==> flow/design.v <==
module ffD(clk, rst, Din, Dout);
input clk, rst;
input [31:0]Din;
output [31:0]Dout;
reg [31:0]Dout;
always@(posedge clk) 
begin
	if(rst==1)
	Dout <= 0;
	else
	Dout <= Din;
end
endmodule 
module mux1 (
		input [31:0] A, B,
		input Sel,
		output reg [31:0] Out
	);
	always @(Sel, A, B) begin
		case (Sel)
			0: Out = A;
			1:	Out = B;
		endcase
	end
endmodule
module extend (
	input [15:0]offset,
	output reg [31:0]offset32
);
always @(offset)
begin
 offset32[31:0] = {16'b0000000000000000,offset[15:0]};
end
endmodule
module alu(ctl, a, b, resultado);
  input [1:0] ctl;
  input [31:0] a, b;
  output reg [31:0] resultado;
  always @(*)
  begin
    case (ctl)
      2'b00 : resultado = a & b;  
      2'b01 : resultado = a | b;  
      2'b10 : resultado = a + b;  
      2'b11 : resultado = a - b;  
      default : resultado = 32'hxxxxxxxx;
   endcase
 end
endmodule
module control(instruction, ctrl);
    input [31:0] instruction;
	 output [20:0] ctrl;
    reg    [20:0] ctrl;
	 wire [11:0] opcode;
	 wire [4:0] rs, rt, rd;
    parameter LW = 12'b000111_xxxxxx;
    parameter SW = 12'b001000_xxxxxx;
    parameter ADD = 12'b000110_100000;
	 parameter SUB = 12'b000110_100010;
	 parameter AND = 12'b000110_100100;
	 parameter OR = 12'b000110_100101;
	 assign opcode[11:0] = {instruction[31:26], instruction[5:0]};
	 assign rs[4:0] = {instruction[25:21]};
	 assign rt[4:0] = {instruction[20:16]};
	 assign rd[4:0] = {instruction[15:11]};
    always @(instruction)
    begin
        casex (opcode)
          LW :
          begin
              ctrl[20:0]={6'b10_1_1_0_1,rs[4:0],5'b00000,rt[4:0]};
          end
          SW :
          begin
              ctrl[20:0]={6'b10_1_1_1_1,rs[4:0],5'b00000,rt[4:0]};
          end
          ADD :
          begin
              ctrl[20:0]={6'b10_0_0_0_1,rs[4:0],rt[4:0],rd[4:0]};
          end
          SUB :
          begin
              ctrl[20:0]={6'b11_0_0_0_1,rs[4:0],rt[4:0],rd[4:0]};
          end
          AND :
          begin
              ctrl[20:0]={6'b00_0_0_0_1,rs[4:0],rt[4:0],rd[4:0]};
          end
			 OR :
          begin
              ctrl[20:0]={6'b01_0_0_0_1,rs[4:0],rt[4:0],rd[4:0]};
          end
          default
          begin
              ctrl[20:0]={21'b0}; 
          end
        endcase
    end
endmodule
module PC(
  input rst,
  input clk,
  output reg [31:0]pc
  );
	always @(posedge clk or posedge rst)
		if (rst == 1)
		pc <= 0;
		else
		pc <= pc + 1;
  endmodule
module registerFile(addr1,addr2,out1,out2,addr_in,in,clk,rst);
input [4:0] addr1;	
input [4:0] addr2;	
output [31:0] out1;	
output [31:0] out2;	
input [4:0] addr_in;	
input [31:0] in;	
reg [31:0] out1;
reg [31:0] out2;
input clk, rst;
wire [511:0] regmem;
always @(posedge clk)
begin
		out1 <= addr1[4] ? 32'b0 : regmem[addr1[3:0]*32 +: 32];
		out2 <= addr2[4] ? 32'b0 : regmem[addr2[3:0]*32 +: 32];
end
genvar i;
generate
	for (i = 0; i < 16; i = i + 1) begin : REG
		reg [31:0] q;
		always @(negedge clk or posedge rst)
			if (rst)
				q <= 32'b0;
			else if (addr_in == i)
				q <= in;
		assign regmem[32*i +: 32] = q;
	end
endgenerate
endmodule
module data_memory(
clk , 
rst ,
address_0 , 
data_in , 
data_out,
cs_0 , 
we_0 
);
parameter data_0_WIDTH = 32 ;
parameter ADDR_WIDTH = 13 ;
input [ADDR_WIDTH-1:0] address_0 ;
input cs_0 ;
input we_0 ;
input clk;
input rst;
input [data_0_WIDTH-1:0] data_in ;
output reg [data_0_WIDTH-1:0] data_out;
wire [ADDR_WIDTH*data_0_WIDTH-1:0] mem;
genvar i;
generate
	for (i = 0; i < ADDR_WIDTH; i = i + 1) begin : WORD
		reg [data_0_WIDTH-1:0] q;
		always @ (posedge clk)
			if (rst)
				q <= (i == 0) ? 32'd1000 :
				     (i == 1) ? 32'd5000 :
				     (i == 2) ? 32'd2000 :
				     (i == 3) ? 32'd3000 : 32'd0;
			else if ( cs_0 && we_0 && address_0 == i )
				q <= data_in;
		assign mem[data_0_WIDTH*i +: data_0_WIDTH] = q;
	end
endgenerate
	always @ (posedge clk)
		begin : MEM_READ_0
			if (cs_0 && !we_0 && address_0 < ADDR_WIDTH) begin
				data_out <= mem[address_0*data_0_WIDTH +: data_0_WIDTH];
			end else begin
				data_out <= 0;
		end
	end
endmodule
module cpu (clk, rst, imem_addr, imem_data, test, test1);
	input clk, rst;
	output [6:0]imem_addr;
	input  [31:0]imem_data;
	output  [31:0]test;
	output [31:0]test1;
wire	 [31:0] inst;
wire   [31:0]ctrl, ctrl0, ctrl1, ctrl2;
wire   [20:0]controle;
wire	 [31:0]resultado;
wire   [31:0]data_out2;
wire   [31:0]pc;
wire	 [4:0]addr1, addr2, addr_in;
wire	 [31:0]out1, out2, out3;
wire	 [31:0]in;
wire	 rw;
wire	 [15:0]offset;
wire	 [31:0]offset32;
wire   sel1;
wire	 [31:0] imm;
wire   [31:0] data_out1;
wire	 [31:0]address_0;
wire	 [31:0] data_in;
wire	 [31:0]outrg1, outrg2;
wire	 [31:0] M, B, D, D1;
	assign imem_addr = pc[6:0];
	assign data_out2 = imem_data;
	PC PC(
		.rst(rst),
		.clk(clk),
		.pc(pc)
	);
ffD FF1(
		.rst(rst),
		.clk(clk),
		.Din(data_out2),
		.Dout(inst)
);
	registerFile RegisterFile(
		.addr1(inst[25:21]),
		.addr2(inst[20:16]),
		.out1(outrg1),
		.out2(outrg2),
		.addr_in(ctrl2[4:0]), 
		.in(out2),
		.rst(rst),
		.clk(clk)
	);
	control Controlador(
		.instruction(inst),
		.ctrl(controle)
	);
	extend Extend(
		.offset(inst[15:0]),
		.offset32(offset32)
	);
	ffD FF2(
		.rst(rst),
		.clk(clk),
		.Din(offset32),
		.Dout(imm)
		);
	ffD CONTROLE_0(
		.rst(rst),
		.clk(clk),
		.Din({11'b00000000000, controle[20:0]}),
		.Dout(ctrl0)
		);
	mux1 Mux1(
		.Sel(ctrl0[18]),
		.A(outrg2),
		.B(imm),
		.Out(out1)
	);
	alu Unidade_logica(
		.ctl(ctrl0[20:19]),
		.a(outrg1),
		.b(out1), 
		.resultado(resultado)
	);
	mux1 Mux3(
		.Sel(ctrl0[16]),
		.A(D),
		.B(resultado),
		.Out(out3)
	);
	ffD FF3(
		.rst(rst),
		.clk(clk),
		.Din(resultado),
		.Dout(D)
		);
	ffD CONTROLE_1(
		.rst(rst),
		.clk(clk),
		.Din(ctrl0),
		.Dout(ctrl1)
		);
	data_memory DataMemory(
		.address_0(out3[12:0]),
		.cs_0(ctrl1[15]),
		.we_0(ctrl0[16]),
		.data_in(outrg2),
		.data_out(M),
		.clk(clk),
		.rst(rst)
	);
	ffD FF5(
		.rst(rst),
		.clk(clk),
		.Din(D),
		.Dout(D1)
		);
	ffD CONTROLE_2(
		.rst(rst),
		.clk(clk),
		.Din(ctrl1),
		.Dout(ctrl2)
		);
	mux1 Mux2(
		.Sel(ctrl2[17]),
		.A(D1),
		.B(M),
		.Out(out2)
	);
	assign test[31:0] = inst[31:0];     
	assign test1[31:0] = out2[31:0];    
endmodule
Memo
Re: synthesis data of cpu

* Reports on cpu *
Tool output for the design above before and after an edit, in the order of the flow.
"original" refers to lines of the RTL above, "edited" to lines of the edited file.
"change" is "edited" less "original", of the values as shown; "relative change" is that difference over "original", in percent.
Operators: Yosys type, input widths -> output width; for muxes data width and select width s.
Cell names lack the library's common part.
Not given: --

set-up
  top module = cpu
  clock input = clk
  standard-cell library = sky130hd
  timing corner = tt_025C_1v80

* Edit of the RTL *
The edit as a unified diff against the file above.
This change comes from a script, not from a designer. The edited design behaves differently; no optimisation was intended.

begin of diff
@@ -148,5 +148,5 @@
 );
 parameter data_0_WIDTH = 32 ;
-parameter ADDR_WIDTH = 13 ;
+parameter ADDR_WIDTH = 12 ;
 input [ADDR_WIDTH-1:0] address_0 ;
 input cs_0 ;
end of diff

* Elaborated design *
Yosys after proc, flatten, opt, wreduce and memory -nomap, before mapping. Memory bits, and registers merged into a memory's read port (data or address), are not among the register bits. Print and check cells are not counted. Equal cells are merged and count once.

storage and ports
  item                 original  edited  change  relative change (%)
  bits in registers    1,225     1,193   -32     -2.61
  elaborated cells     113       110     -3      -2.65
  bits of input ports  34        34      0       0.00

operators by class
  item                       original  edited  change  relative change (%)
  shift operators            3         3       0       0.00
  reduce/logical cells       20        19      -1      -5.00
  add/subtract/negate cells  3         3       0       0.00
  order comparisons          1         1       0       0.00
  mux-type cells             5         5       0       0.00
  equal/unequal tests        36        35      -1      -2.78
  bitwise logic cells        5         5       0       0.00

operators by type and width
  operator               original  edited  change  relative change (%)
  $eq 13x4->1 const B    5         0       -5      -100.00
  $eq 13x3->1 const B    4         0       -4      -100.00
  $eq 12x3->1 const B    0         4       +4      --
  $eq 12x4->1 const B    0         4       +4      --
  $eq 13x2->1 const B    2         0       -2      -100.00
  $eq 12x2->1 const B    0         2       +2      --
  $logic_and 1x1->1      16        15      -1      -6.25
  $eq 13x1->1 const B    1         0       -1      -100.00
  $logic_not 13->1       1         0       -1      -100.00
  $lt 13x4->1 const B    1         0       -1      -100.00
  $pmux 13 s2            1         0       -1      -100.00
  $shiftx 416x19->32     1         0       -1      -100.00
  $eq 12x1->1 const B    0         1       +1      --
  $logic_not 12->1       0         1       +1      --
  $lt 12x4->1 const B    0         1       +1      --
  $pmux 12 s2            0         1       +1      --
  $shiftx 384x18->32     0         1       +1      --
  $eq 5x4->1 const B     8         8       0       0.00
  $eq 12x9->1 const B    4         4       0       0.00
  $eq 5x3->1 const B     4         4       0       0.00
  $not 1->1              3         3       0       0.00
  $eq 2x2->1 const B     2         2       0       0.00
  $eq 5x2->1 const B     2         2       0       0.00
  $pmux 32 s2            2         2       0       0.00
  $shiftx 512x10->32     2         2       0       0.00
  $add 32x1->32 const B  1         1       0       0.00
  $add 32x32->32         1         1       0       0.00
  $and 32x32->32         1         1       0       0.00

Not every row of either side is listed.

* Logic depth *
Depth = most cells in a row (Yosys ltp): at word level without a register or memory, in the mapped netlist without a sequential cell, where the memories' decode and read muxes count.

depth
  item                          original  edited  change  relative change (%)
  word-level depth              7         7       0       0.00
  ABC_AREA                      0         0       --      --
  mapped depth                  26        23      -3      -11.54
  depth with buffers taken out  18        19      +1      +5.56

* After synthesis *
The flow's flattened synthesis, as Yosys stat reports it; memories are mapped. The netlist is that of the ABC_AREA named above (0 if unset); the other value can give another one.

mapped netlist
  item                            original   edited     change      relative change (%)
  synthesis area (mm^2)           0.0546199  0.0526067  -0.0020132  -3.69
  sequential area (mm^2)          0.0259399  0.0252993  -0.0006406  -2.47
  flip-flop cells                 1,166      1,134      -32         -2.74
  buffers                         445        435        -10         -2.25
  standard cells after synthesis  5,260      4,891      -369        -7.02

cells by type
  cell      original  edited  change  relative change (%)
  nand2_1   1,044     569     -475    -45.50
  mux2i_1   653       352     -301    -46.09
  nor2_1    325       625     +300    +92.31
  a21oi_1   257       402     +145    +56.42
  mux4_2    320       416     +96     +30.00
  nand3_1   109       13      -96     -88.07
  dfxtp_1   647       615     -32     -4.95
  a41oi_1   32        0       -32     -100.00
  nor3_1    23        42      +19     +82.61
  buf_6     24        8       -16     -66.67
  o21ai_0   360       372     +12     +3.33
  or4_1     14        2       -12     -85.71
  clkbuf_1  330       321     -9      -2.73
  nor2b_1   180       171     -9      -5.00
  buf_1     45        53      +8      +17.78
  xor2_1    15        21      +6      +40.00
  a21o_1    14        20      +6      +42.86
  nand4_2   0         6       +6      --

Not every row of either side is listed.
The figures by module come from a second, unflattened synthesis with its own total; it is not the netlist above.

unflattened totals
  item                                            original   edited     change      relative change (%)
  cell total of the unflattened synthesis         5,369      5,181      -188        -3.50
  area total of the unflattened synthesis (mm^2)  0.0621684  0.0606156  -0.0015528  -2.50

Each row is one instance without its submodules.

modules, original
  module        cells  area (mm^2)  instances
  registerFile  2,253  0.0290504    1
  data_memory   1,861  0.0202244    1
  ffD           67     0.0008633    7
  alu           470    0.003153     1
  mux1          36     0.0005443    3
  PC            129    0.0014889    1
  control       45     0.0003278    1
  extend        33     0.000244     1
  cpu           1      0.0000038    1

modules, edited
  module        cells  area (mm^2)  instances
  registerFile  2,253  0.0290504    1
  data_memory   1,673  0.0186717    1
  ffD           67     0.0008633    7
  alu           470    0.003153     1
  mux1          36     0.0005443    3
  PC            129    0.0014889    1
  control       45     0.0003278    1
  extend        33     0.000244     1
  cpu           1      0.0000038    1

* Layout results *
Runs of the flow (Yosys, OpenROAD) on both versions; the two runs of a pair have the same settings. The constraints put input and output delay at 20% of the set period each and load the outputs with 0.01 pF.

flow settings, pair 1
  CORE_UTILIZATION = 40
  period_ns = 5.5
  CAP_MARGIN = 20
  CORE_MARGIN = 2
  SLEW_MARGIN = 20

results, pair 1
  item                                    original   edited     change      relative change (%)
  post-layout utilization (%)             45.9       45.9       0.0         --
  clock period reached (ns)               5.179      5.174      -0.005      -0.10
  post-synthesis cell area (mm^2)         0.0546199  0.0526067  -0.0020132  -3.69
  worst hold slack after layout (ns)      0.435      0.434      -0.001      --
  worst setup slack after layout (ns)     0.321      0.326      +0.005      --
  total power after layout (µW)           18,375     17,836     -539        -2.93
  post-route setup TNS (ns)               0.000      0.000      0.000       --
  standard-cell area after layout (mm^2)  0.0621459  0.0600551  -0.0020908  -3.36
  overall die area (mm^2)                 0.139521   0.134432   -0.005089   -3.65

flow settings, pair 2
  CELL_PAD_IN_SITES_DETAIL_PLACEMENT = 1
  CELL_PAD_IN_SITES_GLOBAL_PLACEMENT = 1
  CORE_UTILIZATION = 23
  CTS_CLUSTER_DIAMETER = 394
  GPL_ROUTABILITY_DRIVEN = 1
  GPL_TIMING_DRIVEN = 1
  PLACE_DENSITY = 0.49
  SETUP_SLACK_MARGIN = -0.42
  SLEW_MARGIN = 30
  period_ns = 5.38
  CAP_MARGIN = 20
  CORE_MARGIN = 2

results, pair 2
  item                                    original   edited     change      relative change (%)
  post-layout utilization (%)             27.5       27.4       -0.1        --
  clock period reached (ns)               5.279      5.259      -0.020      -0.38
  post-synthesis cell area (mm^2)         0.0546199  0.0526067  -0.0020132  -3.69
  worst hold slack after layout (ns)      0.434      0.438      +0.004      --
  worst setup slack after layout (ns)     0.101      0.121      +0.020      --
  total power after layout (µW)           19,816     18,959     -857        -4.32
  post-route setup TNS (ns)               0.000      0.000      0.000       --
  standard-cell area after layout (mm^2)  0.0647659  0.062316   -0.0024499  -3.78
  overall die area (mm^2)                 0.24139    0.232565   -0.008825   -3.66

"clock period reached": clock period set for the run, less the worst setup slack. It is reckoned from that one timing run; input and output delays stay at 20% of the period that was set.
"total power after layout" rests on the timing tool's default activity at the inputs, not on a simulated workload.
